==> flow/design.v <==
module sort_top (
  input             clk,
  input      [31:0] a, b, c, d, e, f,
  output reg [31:0] m, n, o, p, q, r
);
  reg  [31:0] a_q, b_q, c_q, d_q, e_q, f_q;
  wire [31:0] m_w, n_w, o_w, p_w, q_w, r_w;
  always @(posedge clk) begin
    a_q <= a; b_q <= b; c_q <= c; d_q <= d; e_q <= e; f_q <= f;
    m <= m_w; n <= n_w; o <= o_w; p <= p_w; q <= q_w; r <= r_w;
  end
  sort u_sort (
    .a(a_q), .b(b_q), .c(c_q), .d(d_q), .e(e_q), .f(f_q),
    .m(m_w), .n(n_w), .o(o_w), .p(p_w), .q(q_w), .r(r_w)
  );
endmodule

module sort(
  input [31:0]a,b,c,d,e,f,
  output reg [31:0]m,n,o,p,q,r);
  reg [31:0]mem[5:0];
  reg [31:0]t;
  always@(*)
    begin
      mem[0]=a;
      mem[1]=b;
      mem[2]=c;
      mem[3]=d;
      mem[4]=e;
      mem[5]=f;
      for(int i=0;i<6;i++)
        begin
          for(int j=0;j<5;j++)
            begin
              if(mem[j]<mem[j+1])
                begin
                  t = mem[j];
                  mem[j]=mem[j+1];
                  mem[j+1]=t;
                end
            end
        end
      m=mem[0];
      n=mem[1];
      o=mem[2];
      p=mem[3];
      q=mem[4];
      r=mem[5];
    end
endmodule
==> Reports on sort_top <==
Tool output for the design above, in the order of the flow.
Line numbers count from 1 in the design file above.
Operators: Yosys type, input widths -> output width; for muxes data width and select width s.
Library cell names are shortened.
{ "design": {"top_module": "sort_top", "clock": "clk", "cell_library": "sky130hd", "pvt_corner": "tt_025C_1v80"} }

==> Word-level counts <==
Source: Yosys, flattened and elaborated. Widths are those after wreduce; folded enables and synchronous resets count as part of the registers. Registers that Yosys merges into a memory's read port (data or address) are not register bits. Print and check cells do not count. Equal cells are merged and count once.
{ "op_classes": {"cmp": 30, "muxes": 60} }
{ "ops": {"columns": ["op", "count"], "rows": [
  ["$mux 32", 60],
  ["$lt 32x32->1", 30]
]} }
{ "bits": {"ff_bits": 384, "output_inout_bits": 192, "wordCells": 102} }

==> Logic depth <==
Depth = most cells in a row (Yosys ltp): at word level without a register or memory, in the mapped netlist without a sequential cell, where the memories' decode and read muxes count.
{ "logic_depth": {"ltp_word": 30, "abc_area": 0, "depth_mapped": 265} }

==> Netlist <==
Source: synth_stat.txt of the flow (Yosys; design flattened, memories mapped). It holds for the ABC_AREA given above (unset counts as 0); a run with the other value may have another netlist.
Totals and module areas in this step are rounded.
{ "by_type": {"columns": ["cell_type", "count"], "rows": [
  ["ha_1", 891],
  ["dfxtp_1", 384],
  ["a21oi_1", 1004],
  ["mux2i_1", 444],
  ["o21ai_0", 863],
  ["nor2_1", 851],
  ["nand2_1", 781],
  ["inv_1", 459],
  ["a21o_1", 166],
  ["nand4_1", 178],
  ["clkbuf_1", 275],
  ["nor2b_1", 135],
  ["nand2b_1", 114],
  ["a211oi_1", 51],
  ["mux2_2", 25],
  ["nand3_1", 47],
  ["nor3_1", 43],
  ["buf_1", 55]
]} }
Other cell types: 78; their cells: 504.
{ "synth_totals": {"cells": 7270, "area_um2": 51000, "ffs": 384} }
By module: a second synthesis without flattening, with its own total; a netlist apart from the flattened one above.
{ "hier_totals": {"hier_cells": 7521, "hier_area_um2": 52000} }
Each row is one instance without its submodules.
{ "by_module": {"columns": ["mod", "instances", "cells", "mod_area_um2"], "rows": [
  ["sort", 1, 7137, 44000],
  ["sort_top", 1, 384, 7700]
]} }

==> Worst setup path after synthesis <==
Path of least setup slack by OpenSTA after synthesis, without wires, with an ideal clock, recovery checks aside; 20% of the period is set as input and as output delay. Where synthesis merged equal registers, the netlist keeps one of their names.
{ "synth_timing": {"path_type": "register -> register", "start": "register b_q[30]", "end": "register q[12]", "period_ns": 44.0, "t_first_pin_ns": 0.000, "arrival_ns": 43.905, "t_required_ns": 43.871, "setup_slack_ns": -0.034, "path_delay_ns": 44.034, "driving_pins": 251, "period_less_setup_slack_ns": 44.034} }
"path_delay_ns" = arrival - input delay + setup time.
"driving_pins" counts driving pins, that of a launching flip-flop among them; a cell with two outputs on the path counts twice.
"period_less_setup_slack_ns" = period - worst setup slack (recovery checks aside). The figure is calculated, with input and output delays left at 20% of the set period.
The rows between start and end are the longest chain of elaborated cells between them; the timing report does not say that the signal goes this way. Where chains are equally long, one stands for them.
A line is the first line of the expression or statement that the cell stems from. Yosys adds cells for indexed reads and writes and turns some case tables into memories.
{ "synth_between": {"cell_sequence": "dfxtp_1 > inv_1 > ha_1 > nand4_1 > or4_1 > or4_1 > o22ai_1 > nor2_1 > clkbuf_1 > clkbuf_1 > nand2_1 > o21ai_0 > ha_1 > nand4_1 > nor4_1 > nand2_1 > nor3_1 > a211oi_1 > [215 not listed] > mux2i_1 > inv_1 > ha_1 > a21oi_1 > nor2b_1 > o21ai_0 > nand2b_1 > a21oi_1 > nor2b_1 > o21ai_0 > nand2b_1 > a21oi_1 > nand2_1 > or4_1 > o41a_1 > buf_4 > buf_6 > mux2i_1", "elab_chain_cells": 30, "cells_between": 85, "classes_between": "compare: 30; mux: 55"} }
{ "synth_rtl": {"columns": ["element", "line_no", "text"], "rows": [
  ["from (decl)", 6, "reg  [31:0] a_q, b_q, c_q, d_q, e_q, f_q;"],
  ["from (assign)", 9, "a_q <= a; b_q <= b; c_q <= c; d_q <= d; e_q <= e; f_q <= f;"],
  ["$lt 32x32->1", 35, "if(mem[j]<mem[j+1])"],
  ["$mux 32", 35, null],
  ["$lt 32x32->1", 35, null],
  ["$mux 32", 35, null],
  ["$lt 32x32->1", 35, null],
  ["$mux 32", 35, null],
  ["$lt 32x32->1", 35, null],
  ["[16 not listed]", null, null],
  ["$mux 32", 35, null],
  ["$lt 32x32->1", 35, null],
  ["$mux 32", 35, null],
  ["$lt 32x32->1", 35, null],
  ["$mux 32", 35, null],
  ["$lt 32x32->1", 35, null],
  ["$mux 32", 35, null],
  ["to (assign)", 10, "m <= m_w; n <= n_w; o <= o_w; p <= p_w; q <= q_w; r <= r_w;"],
  ["to (decl)", 4, "output reg [31:0] m, n, o, p, q, r"]
]} }

==> Path in the finished layout <==
From the final timing report of record 2: the path of least setup slack in the routed layout; clock arrival at registers is part of the times.
{ "layout_timing": {"path_type": "register -> register", "start": "register b_q[27]", "end": "register r[14]", "period_ns": 29.1, "t_first_pin_ns": 0.68, "arrival_ns": 46.12, "t_required_ns": 29.68, "setup_slack_ns": -16.44, "driving_pins": 192} }
The rows between start and end are the longest chain of elaborated cells between them; the timing report does not say that the signal goes this way. Where chains are equally long, one stands for them.
{ "layout_between": {"cell_sequence": "dfxtp_2 > inv_4 > ha_4 > nand4_1 > or4_4 > or4_4 > o22ai_4 > nor2_4 > clkbuf_16 > clkbuf_16 > nand2_1 > o21ai_2 > ha_4 > nand4_1 > buf_4 > buf_4 > nor2_1 > o21ai_0 > [156 not listed] > inv_4 > ha_4 > a21oi_2 > nor2b_1 > o21ai_1 > nand2b_1 > a21oi_2 > nor2b_1 > o21ai_1 > nand2b_1 > a21oi_4 > nand2_1 > or4_4 > o41a_1 > buf_6 > buf_16 > buf_12 > mux2i_1", "elab_chain_cells": 30, "cells_between": 85, "classes_between": "compare: 30; mux: 55"} }
{ "layout_rtl": {"columns": ["element", "line_no", "text"], "rows": [
  ["from (decl)", 6, "reg  [31:0] a_q, b_q, c_q, d_q, e_q, f_q;"],
  ["from (assign)", 9, "a_q <= a; b_q <= b; c_q <= c; d_q <= d; e_q <= e; f_q <= f;"],
  ["$lt 32x32->1", 35, "if(mem[j]<mem[j+1])"],
  ["$mux 32", 35, null],
  ["$lt 32x32->1", 35, null],
  ["$mux 32", 35, null],
  ["$lt 32x32->1", 35, null],
  ["$mux 32", 35, null],
  ["$lt 32x32->1", 35, null],
  ["[16 not listed]", null, null],
  ["$mux 32", 35, null],
  ["$lt 32x32->1", 35, null],
  ["$mux 32", 35, null],
  ["$lt 32x32->1", 35, null],
  ["$mux 32", 35, null],
  ["$lt 32x32->1", 35, null],
  ["$mux 32", 35, null],
  ["to (assign)", 10, "m <= m_w; n <= n_w; o <= o_w; p <= p_w; q <= q_w; r <= r_w;"],
  ["to (decl)", 4, "output reg [31:0] m, n, o, p, q, r"]
]} }

Lab notebook: sort_top

Below are 5 stored runs of the flow (Yosys, OpenROAD; platform sky130hd) on sort_top, each with its settings and what was measured, unordered. Constraints: input delay and output delay 20% of the set period each, output load 0.01 pF.
"achievedPeriod_ns" is the run's clock period less its worst setup slack. It is reckoned from that one timing run; input and output delays stay at 20% of the period that was set.
The measured numbers are rounded.
[
  {
    "run": "record 1",
    "settings": { "CORE_UTILIZATION": 51, "MAX_ROUTING_LAYER": "met5", "MIN_ROUTING_LAYER": "met2", "PLACE_DENSITY": 0.71, "SETUP_SLACK_MARGIN": 5.0, "period_ns": 51.5, "CAP_MARGIN": 20, "CORE_MARGIN": 2, "SLEW_MARGIN": 20 },
    "outcome": "stopped before the end: routing reported GRT-0116"
  },
  {
    "run": "record 2",
    "settings": { "ABC_AREA": 0, "CAP_MARGIN": 15, "CELL_PAD_IN_SITES_DETAIL_PLACEMENT": 2, "CORE_ASPECT_RATIO": 0.59, "CORE_MARGIN": 3, "CORE_UTILIZATION": 25, "CTS_CLUSTER_DIAMETER": 215, "CTS_CLUSTER_SIZE": 46, "GPL_ROUTABILITY_DRIVEN": 1, "GPL_TIMING_DRIVEN": 0, "MAX_ROUTING_LAYER": "met5", "PLACE_DENSITY_LB_ADDON": 0.13, "SETUP_SLACK_MARGIN": 5.0, "TNS_END_PERCENT": 50, "period_ns": 29.1, "SLEW_MARGIN": 20 },
    "results": { "holdWs_ns": 1.8, "die_um2": 210000, "finish.stdcell_area_um2": 75000, "final_setup_ws_ns": -16, "ys_area_um2": 51000, "total_negative_slack_ns": -2200, "achievedPeriod_ns": 45.542 }
  },
  {
    "run": "record 3",
    "settings": { "ABC_AREA": 0, "CELL_PAD_IN_SITES_DETAIL_PLACEMENT": 2, "CORE_ASPECT_RATIO": 0.59, "CORE_MARGIN": 3, "CORE_UTILIZATION": 31, "CTS_CLUSTER_DIAMETER": 340, "CTS_CLUSTER_SIZE": 46, "GPL_ROUTABILITY_DRIVEN": 0, "GPL_TIMING_DRIVEN": 0, "MAX_ROUTING_LAYER": "met5", "PLACE_DENSITY_LB_ADDON": 0.13, "SETUP_SLACK_MARGIN": 5.0, "period_ns": 29.1, "CAP_MARGIN": 20, "SLEW_MARGIN": 20 },
    "outcome": "stopped before the end: routing reported ODB-0269"
  },
  {
    "run": "record 4",
    "settings": { "ABC_AREA": 1, "CELL_PAD_IN_SITES_DETAIL_PLACEMENT": 2, "CTS_CLUSTER_DIAMETER": 300, "MAX_ROUTING_LAYER": "met4", "MIN_ROUTING_LAYER": "met2", "PLACE_DENSITY_LB_ADDON": 0.18, "period_ns": 44.0, "CAP_MARGIN": 20, "CORE_MARGIN": 2, "CORE_UTILIZATION": 40, "SLEW_MARGIN": 20 },
    "outcome": "stopped before the end: placement reported DPL-0033"
  },
  {
    "run": "record 5",
    "settings": { "ABC_AREA": 1, "CELL_PAD_IN_SITES_DETAIL_PLACEMENT": 2, "CORE_ASPECT_RATIO": 0.59, "CORE_MARGIN": 3, "CORE_UTILIZATION": 31, "CTS_CLUSTER_SIZE": 46, "GPL_ROUTABILITY_DRIVEN": 0, "GPL_TIMING_DRIVEN": 0, "MAX_ROUTING_LAYER": "met5", "PLACE_DENSITY": 0.54, "SETUP_SLACK_MARGIN": 5.0, "period_ns": 29.1, "CAP_MARGIN": 20, "SLEW_MARGIN": 20 },
    "outcome": "stopped before the end: placement reported DPL-0033"
  }
]
